==> flow/design.v <==
module gcd (
    input  logic        clk_i,
    input  logic        rst_i,
    input  logic        start_i,
    input  logic [31:0] a_i,
    input  logic [31:0] b_i,
    output logic        busy_o,
    output logic        valid_o,
    output logic [31:0] result_o
);
    logic [31:0] a, a_nxt;
    logic [31:0] b, b_nxt;
    logic [5:0]  k, k_nxt;           
    logic [31:0] result, result_nxt;
    typedef enum logic [3:0] {
        IDLE       = 4'b0000,
        LOAD       = 4'b0001,
        CHK_ZERO   = 4'b0010,
        FACTOR2    = 4'b0011,
        STRIP_A    = 4'b0100,
        STRIP_B    = 4'b0101,
        CMP        = 4'b0110,
        SUB        = 4'b0111,
        DONE       = 4'b1000
    } state_t;
    state_t state, state_nxt;
    logic a_is_zero, b_is_zero;
    logic both_even, a_even, b_even;
    logic a_gt_b;
    logic b_will_be_zero;           
    assign a_is_zero = (a == 0);
    assign b_is_zero = (b == 0);
    assign both_even = (a[0] == 0) && (b[0] == 0);
    assign a_even    = (a[0] == 0);
    assign b_even    = (b[0] == 0);
    assign a_gt_b    = (a > b);
    logic load_inputs, inc_k, shift_a, shift_b, swap, set_res;
    always_comb begin
        state_nxt   = state;
        load_inputs = 1'b0;
        inc_k       = 1'b0;
        shift_a     = 1'b0;
        shift_b     = 1'b0;
        swap        = 1'b0;
        set_res     = 1'b0;
        a_nxt      = a;
        b_nxt      = b;
        k_nxt      = k;
        result_nxt = result;
        b_will_be_zero = 1'b0;
        case (state)
            IDLE: begin
                if (start_i) begin
                    load_inputs = 1'b1;           
                    state_nxt   = LOAD;
                end
            end
            LOAD: begin
                a_nxt = a_i;                      
                b_nxt = b_i;
                k_nxt = 6'd0;                     
                state_nxt = CHK_ZERO;
            end
            CHK_ZERO: begin
                if (a_is_zero && b_is_zero) begin
                    set_res     = 1'b1;
                    result_nxt  = 32'd0;
                    state_nxt   = DONE;
                end else if (a_is_zero) begin
                    set_res     = 1'b1;
                    result_nxt  = b;
                    state_nxt   = DONE;
                end else if (b_is_zero) begin
                    set_res     = 1'b1;
                    result_nxt  = a;
                    state_nxt   = DONE;
                end else begin
                    state_nxt = FACTOR2;
                end
            end
            FACTOR2: begin
                if (both_even) begin
                    shift_a = 1'b1;
                    shift_b = 1'b1;
                    inc_k   = 1'b1;
                    a_nxt = a >> 1;
                    b_nxt = b >> 1;
                    k_nxt = k + 1'b1;
                    state_nxt = FACTOR2;           
                end else begin
                    state_nxt = STRIP_A;
                end
            end
            STRIP_A: begin
                if (a_even) begin
                    shift_a = 1'b1;
                    a_nxt   = a >> 1;
                    state_nxt = STRIP_A;
                end else begin
                    state_nxt = STRIP_B;
                end
            end
            STRIP_B: begin
                if (b_even) begin
                    shift_b = 1'b1;
                    b_nxt   = b >> 1;
                    state_nxt = STRIP_B;
                end else begin
                    state_nxt = CMP;
                end
            end
            CMP: begin
                if (a_gt_b) begin
                    swap  = 1'b1;
                    a_nxt = b;
                    b_nxt = a;
                end
                state_nxt = SUB;
            end
            SUB: begin
                b_nxt = b - a;                      
                b_will_be_zero = (b_nxt == 0);
                if (b_will_be_zero) begin
                    set_res     = 1'b1;
                    result_nxt  = a << k;         
                    state_nxt   = DONE;
                end else begin
                    state_nxt = STRIP_B;
                end
            end
            DONE: begin
                state_nxt = IDLE;                  
            end
            default: state_nxt = IDLE;            
        endcase
    end
    always_ff @(posedge clk_i or posedge rst_i) begin
        if (rst_i) begin
            a      <= 32'd0;
            b      <= 32'd0;
            k      <= 6'd0;
            result <= 32'd0;
        end else begin
            a      <= a_nxt;
            b      <= b_nxt;
            k      <= k_nxt;
            result <= result_nxt;
        end
    end
    always_ff @(posedge clk_i or posedge rst_i) begin
        if (rst_i)
            state <= IDLE;
        else
            state <= state_nxt;
    end
    always_ff @(posedge clk_i or posedge rst_i) begin
        if (rst_i) begin
            busy_o   <= 1'b0;
            valid_o  <= 1'b0;
            result_o <= 32'd0;
        end else begin
            busy_o   <= (state != IDLE) && (state != DONE);
            valid_o  <= set_res;                
            result_o <= result_nxt;
        end
    end
endmodule
Ticket comment

* Reports on gcd
Tool output for the design above before and after an edit, in the order of the flow.
Lines under "unedited" count in the file above, lines under "edited" in the edited file.
"change": "edited" minus "unedited" as printed here. "relative change": 100 x difference / "unedited".
Operators carry their Yosys type and port widths (W data, S select, Z words).
Cell names lack the library's common part.
A cell with - has no value.
- Top module :: gcd
- Clock port :: clk_i
- Cell library :: sky130hd
- Library corner :: tt_025C_1v80

* Edit of the RTL
Unified diff, file above to edited file.
The edit is scripted: it alters the design's behaviour and was not made to optimise anything.
#+begin_src diff
@@ -123,5 +123,5 @@
                 if (b_will_be_zero) begin
                     set_res     = 1'b1;
-                    result_nxt  = a << k;         
+                    result_nxt  = a << 2;         
                     state_nxt   = DONE;
                 end else begin
#+end_src

* Word level
Counts by Yosys on the flattened word-level netlist (proc, flatten, opt, wreduce; memories kept). Register bits leave out memories and registers merged into their read ports (data or address). Print and check cells are left out. Cells with the same type and inputs are merged into one.
** Word-level totals
- register bits after elaboration :: unedited 108, edited 102, change -6, relative change -5.56%
- bits of input ports :: unedited 67, edited 67, change 0, relative change 0.00%
- output and inout bits :: unedited 34, edited 34, change 0, relative change 0.00%
- elaborated cells :: unedited 77, edited 70, change -7, relative change -9.09%
** Operators by class
- add/sub/neg operators :: unedited 2, edited 1, change -1, relative change -50.00%
- $lt $le $gt $ge :: unedited 1, edited 1, change 0, relative change 0.00%
- eq/ne operators :: unedited 15, edited 15, change 0, relative change 0.00%
- shift-type cells :: unedited 1, edited 0, change -1, relative change -100.00%
- muxes and demuxes :: unedited 29, edited 27, change -2, relative change -6.90%
- bitwise logic cells :: unedited 2, edited 2, change 0, relative change 0.00%
- reduce/logical cells :: unedited 18, edited 16, change -2, relative change -11.11%
** Operators by type and width
- $reduce_bool A2 Y1 :: unedited 2, edited 1, change -1, relative change -50.00%
- $add A6 B1 Y6 const B :: unedited 1, edited 0, change -1, relative change -100.00%
- $mux W6 :: unedited 1, edited 0, change -1, relative change -100.00%
- $pmux W6 S2 :: unedited 1, edited 0, change -1, relative change -100.00%
- $reduce_and A2 Y1 :: unedited 1, edited 0, change -1, relative change -100.00%
- $shl A32 B6 Y32 :: unedited 1, edited 0, change -1, relative change -100.00%
Unchanged operator kinds not shown: 25.

* Depth
Depth = most cells in a row (Yosys ltp): at word level without a register or memory, in the mapped netlist without a sequential cell, where the memories' decode and read muxes count.
** Depth
- word-level depth :: unedited 5, edited 5, change 0, relative change 0.00%
- ABC_AREA :: unedited 0, edited 0
- depth in mapped cells :: unedited 17, edited 16, change -1, relative change -5.88%
- mapped depth without buffers :: unedited 15, edited 14, change -1, relative change -6.67%

* After synthesis
The flow's flattened synthesis, as Yosys stat reports it; memories are mapped. The netlist is that of the ABC_AREA named above (0 if unset); the other value can give another one.
** Synthesis totals
- mapped cells :: unedited 1181, edited 965, change -216, relative change -18.29%
- synthesis area (mm2) :: unedited 0.0095554, edited 0.0080452, change -0.0015102, relative change -15.80%
- flip-flops :: unedited 108, edited 102, change -6, relative change -5.56%
- buffer cells :: unedited 111, edited 65, change -46, relative change -41.44%
** Cell types
- nand2_1 :: unedited 156, edited 91, change -65, relative change -41.67%
- clkbuf_1 :: unedited 89, edited 51, change -38, relative change -42.70%
- o21ai_0 :: unedited 123, edited 89, change -34, relative change -27.64%
- a22oi_1 :: unedited 33, edited 2, change -31, relative change -93.94%
- a31oi_1 :: unedited 33, edited 2, change -31, relative change -93.94%
- a222oi_1 :: unedited 4, edited 35, change +31, relative change +775.00%
- a211oi_1 :: unedited 8, edited 38, change +30, relative change +375.00%
- mux2i_1 :: unedited 27, edited 1, change -26, relative change -96.30%
- mux4_2 :: unedited 17, edited 0, change -17, relative change -100.00%
- nor2_1 :: unedited 90, edited 77, change -13, relative change -14.44%
- mux2_2 :: unedited 14, edited 2, change -12, relative change -85.71%
- a21oi_1 :: unedited 105, edited 115, change +10, relative change +9.52%
- xor2_1 :: unedited 17, edited 7, change -10, relative change -58.82%
- o22ai_1 :: unedited 10, edited 1, change -9, relative change -90.00%
- buf_2 :: unedited 1, edited 10, change +9, relative change +900.00%
- dfrtp_1 :: unedited 108, edited 102, change -6, relative change -5.56%
- buf_1 :: unedited 6, edited 0, change -6, relative change -100.00%
- a221o_1 :: unedited 10, edited 5, change -5, relative change -50.00%
Unchanged cell types not shown: 9.
Not every row of either side is listed.

* Path before layout
OpenSTA on the mapped netlist: ideal clock, no wires. The path of least setup slack (recovery checks aside). Input and output delay are each 20% of the period. Register names are those of the netlist, which keeps one name where synthesis merged equal registers.
** Timing post-synthesis
- kind :: unedited reg2reg, edited reg2reg
- start :: unedited reg a[8], edited reg b[0]
- end :: unedited reg result[10], edited reg result_o[0]
- period (ps) :: unedited 6000, edited 6000, change 0, relative change 0.00%
- library setup time (ps) :: unedited 125, edited 125, change 0
- time at the first pin (ps) :: unedited 0, edited 0, change 0
- arrival time (ps) :: unedited 4049, edited 3465, change -584, relative change -14.42%
- required time (ps) :: unedited 5875, edited 5875, change 0, relative change 0.00%
- path slack (ps) :: unedited 1826, edited 2410, change +584
- path delay (ps) :: unedited 4174, edited 3590, change -584, relative change -13.99%
- driving pins on the path :: unedited 18, edited 16, change -2, relative change -11.11%
- path buffers :: unedited 4, edited 1, change -3, relative change -75.00%
- synthesis period reached (ps) :: unedited 4174, edited 3590, change -584, relative change -13.99%
"path delay" is the arrival time less input delay plus setup time.
"driving pins on the path" counts driving pins, that of a launching flip-flop among them; a cell with two outputs on the path counts twice.
"synthesis period reached" is the clock period less the worst setup slack; recovery checks do not enter. This is arithmetic on one report: input and output delays are still those of the set period (20% each).
Between the ends stands the longest chain of elaborated cells between them, by number of cells; it is not shown to be the way that was timed. Of several equally long chains one is given.
Each line given opens the expression or statement behind the cell; cells for indexed reads and writes are added by Yosys, which also makes memories of some case tables.
On the way, post-synthesis, unedited:
- Cells stage by stage :: dfrtp_1 > clkbuf_1 > inv_1 > ha_1 > buf_4 > and4_1 > nand3_1 > a311o_1 > a32oi_1 > xor2_1 > or4_1 > nor4b_1 > nand4_1 > or4_4 > o32a_2 > buf_6 > buf_12 > mux2_4
- Cells in the longest elaborated chain :: 4
- Elaborated cells between the ends (all ways) :: 12
- RTL lines with such cells :: 8
- Those cells by class :: add/sub: 1; eq/ne: 2; shift: 1; mux: 4; reduce/logical: 4
** RTL lines, path post-synthesis, unedited
- start: declaration :: line 11 : logic [31:0] a, a_nxt;
- start: assignment :: line 139 : a      <= 32'd0;
- start: assignment :: line 144 : a      <= a_nxt;
- $sub A32 B32 Y32 :: line 121 : b_nxt = b - a;
- $logic_not A32 Y1 :: line 122 : b_will_be_zero = (b_nxt == 0);
- $mux W32 :: line 123 : if (b_will_be_zero) begin
- $pmux W32 S2 :: line 51 : case (state)
- end: assignment :: line 142 : result <= 32'd0;
- end: assignment :: line 147 : result <= result_nxt;
- end: declaration :: line 14 : logic [31:0] result, result_nxt;
On the way, post-synthesis, edited:
- Cells stage by stage :: dfrtp_1 > inv_1 > ha_1 > inv_1 > fa_1 > a211oi_2 > o211a_2 > o21a_2 > o21a_1 > nor3_1 > nand2b_1 > nor4_1 > nand4_1 > o41ai_4 > buf_6 > mux2_4
- Cells in the longest elaborated chain :: 5
- Elaborated cells between the ends (all ways) :: 12
- RTL lines with such cells :: 8
- Those cells by class :: add/sub: 1; eq/ne: 2; mux: 5; reduce/logical: 4
** RTL lines, path post-synthesis, edited
- start: declaration :: line 12 : logic [31:0] b, b_nxt;
- start: assignment :: line 140 : b      <= 32'd0;
- start: assignment :: line 145 : b      <= b_nxt;
- $logic_not A32 Y1 :: line 32 : assign b_is_zero = (b == 0);
- $mux W32 :: line 73 : end else if (b_is_zero) begin
- $mux W32 :: line 69 : end else if (a_is_zero) begin
- $mux W32 :: line 65 : if (a_is_zero && b_is_zero) begin
- $pmux W32 S2 :: line 51 : case (state)
- end: declaration :: line 9 : output logic [31:0] result_o

* Timing after layout
Path of least setup slack in the final report of the runs of pair 1 (OpenROAD, finished layout, wires in). Where an end is a register, its clock arrival counts in the times.
The path's times are printed in steps of 10 ps; the period is the one set.
** Timing post-layout
- kind :: unedited reg2reg, edited reg2reg
- start :: unedited reg b[0], edited reg b[0]
- end :: unedited reg result[27], edited reg valid_o
- period (ps) :: unedited 5020, edited 5020, change 0, relative change 0.00%
- library setup time (ps) :: unedited 110, edited 70, change -40
- time at the first pin (ps) :: unedited 370, edited 360, change -10, relative change -2.70%
- arrival time (ps) :: unedited 5050, edited 4730, change -320, relative change -6.34%
- required time (ps) :: unedited 5280, edited 5300, change +20, relative change +0.38%
- path slack (ps) :: unedited 230, edited 580, change +350
- driving pins on the path :: unedited 17, edited 15, change -2, relative change -11.76%
- path buffers :: unedited 1, edited 0, change -1, relative change -100.00%
Between the ends stands the longest chain of elaborated cells between them, by number of cells; it is not shown to be the way that was timed. Of several equally long chains one is given.
On the way, post-layout, unedited:
- Cells stage by stage :: dfrtp_1 > inv_1 > ha_1 > inv_1 > fa_1 > a211oi_2 > o21ai_1 > a21oi_1 > xor2_1 > o21ai_0 > or4_1 > nor4b_2 > nand4_1 > or4_4 > o32a_2 > buf_4 > mux2_4
- Cells in the longest elaborated chain :: 5
- Elaborated cells between the ends (all ways) :: 12
- RTL lines with such cells :: 8
- Those cells by class :: add/sub: 1; eq/ne: 2; mux: 5; reduce/logical: 4
** RTL lines, path post-layout, unedited
- start: declaration :: line 12 : logic [31:0] b, b_nxt;
- start: assignment :: line 140 : b      <= 32'd0;
- start: assignment :: line 145 : b      <= b_nxt;
- $logic_not A32 Y1 :: line 32 : assign b_is_zero = (b == 0);
- $mux W32 :: line 73 : end else if (b_is_zero) begin
- $mux W32 :: line 69 : end else if (a_is_zero) begin
- $mux W32 :: line 65 : if (a_is_zero && b_is_zero) begin
- $pmux W32 S2 :: line 51 : case (state)
- end: assignment :: line 142 : result <= 32'd0;
- end: assignment :: line 147 : result <= result_nxt;
- end: declaration :: line 14 : logic [31:0] result, result_nxt;
On the way, post-layout, edited:
- Cells stage by stage :: dfrtp_1 > inv_1 > ha_1 > inv_1 > fa_1 > a211oi_2 > o211a_2 > o21a_2 > xor2_1 > o211ai_1 > or4_1 > nor4_1 > nand4_1 > or3_1 > a21oi_1
- Cells in the longest elaborated chain :: 5
- Elaborated cells between the ends (all ways) :: 9
- RTL lines with such cells :: 8
- Those cells by class :: add/sub: 1; mux: 5; reduce/logical: 3
** RTL lines, path post-layout, edited
- start: declaration :: line 12 : logic [31:0] b, b_nxt;
- start: assignment :: line 140 : b      <= 32'd0;
- start: assignment :: line 145 : b      <= b_nxt;
- $logic_not A32 Y1 :: line 32 : assign b_is_zero = (b == 0);
- $mux W1 :: line 73 : end else if (b_is_zero) begin
- $mux W1 :: line 69 : end else if (a_is_zero) begin
- $mux W1 :: line 65 : if (a_is_zero && b_is_zero) begin
- $pmux W1 S2 :: line 51 : case (state)
- end: assignment :: line 159 : valid_o  <= 1'b0;
- end: assignment :: line 163 : valid_o  <= set_res;
- end: declaration :: line 8 : output logic        valid_o,

* Measured runs
Runs of the flow (Yosys, OpenROAD) on both versions; the two runs of a pair have the same settings. The constraints put input and output delay at 20% of the set period each and load the outputs with 0.01 pF.
Settings, pair 1:
- CORE_UTILIZATION :: 40
- PLACE_DENSITY :: 0.6
- period_ns :: 5.02
- CAP_MARGIN :: 20
- CORE_MARGIN :: 2
- SLEW_MARGIN :: 20
** Results, pair 1
- synthesis area (mm2) :: unedited 0.0095554, edited 0.0080452, change -0.0015102, relative change -15.80%
- die area (mm2) :: unedited 0.0251413, edited 0.0212635, change -0.0038778, relative change -15.42%
- std-cell area (final layout) (mm2) :: unedited 0.0112733, edited 0.009668, change -0.0016053, relative change -14.24%
- final design utilization (%) :: unedited 48.0, edited 49.4, change +1.4
- setup slack of the worst path (ps) :: unedited 233, edited 575, change +342
- total negative slack (ps) :: unedited 0, edited 0, change 0
- worst-case hold slack (ps) :: unedited 511, edited 510, change -1
- power consumption (mW) :: unedited 9.261, edited 8.023, change -1.238, relative change -13.37%
- period achieved (ps) :: unedited 4787, edited 4445, change -342, relative change -7.14%
By "period achieved" is meant the clock period of the run minus its worst setup slack. This is arithmetic on one report: input and output delays are still those of the set period (20% each).
By "power consumption" is meant OpenSTA's value without simulated activity: inputs other than the clock are taken to toggle once in ten clock periods, and the tool carries that through the logic.
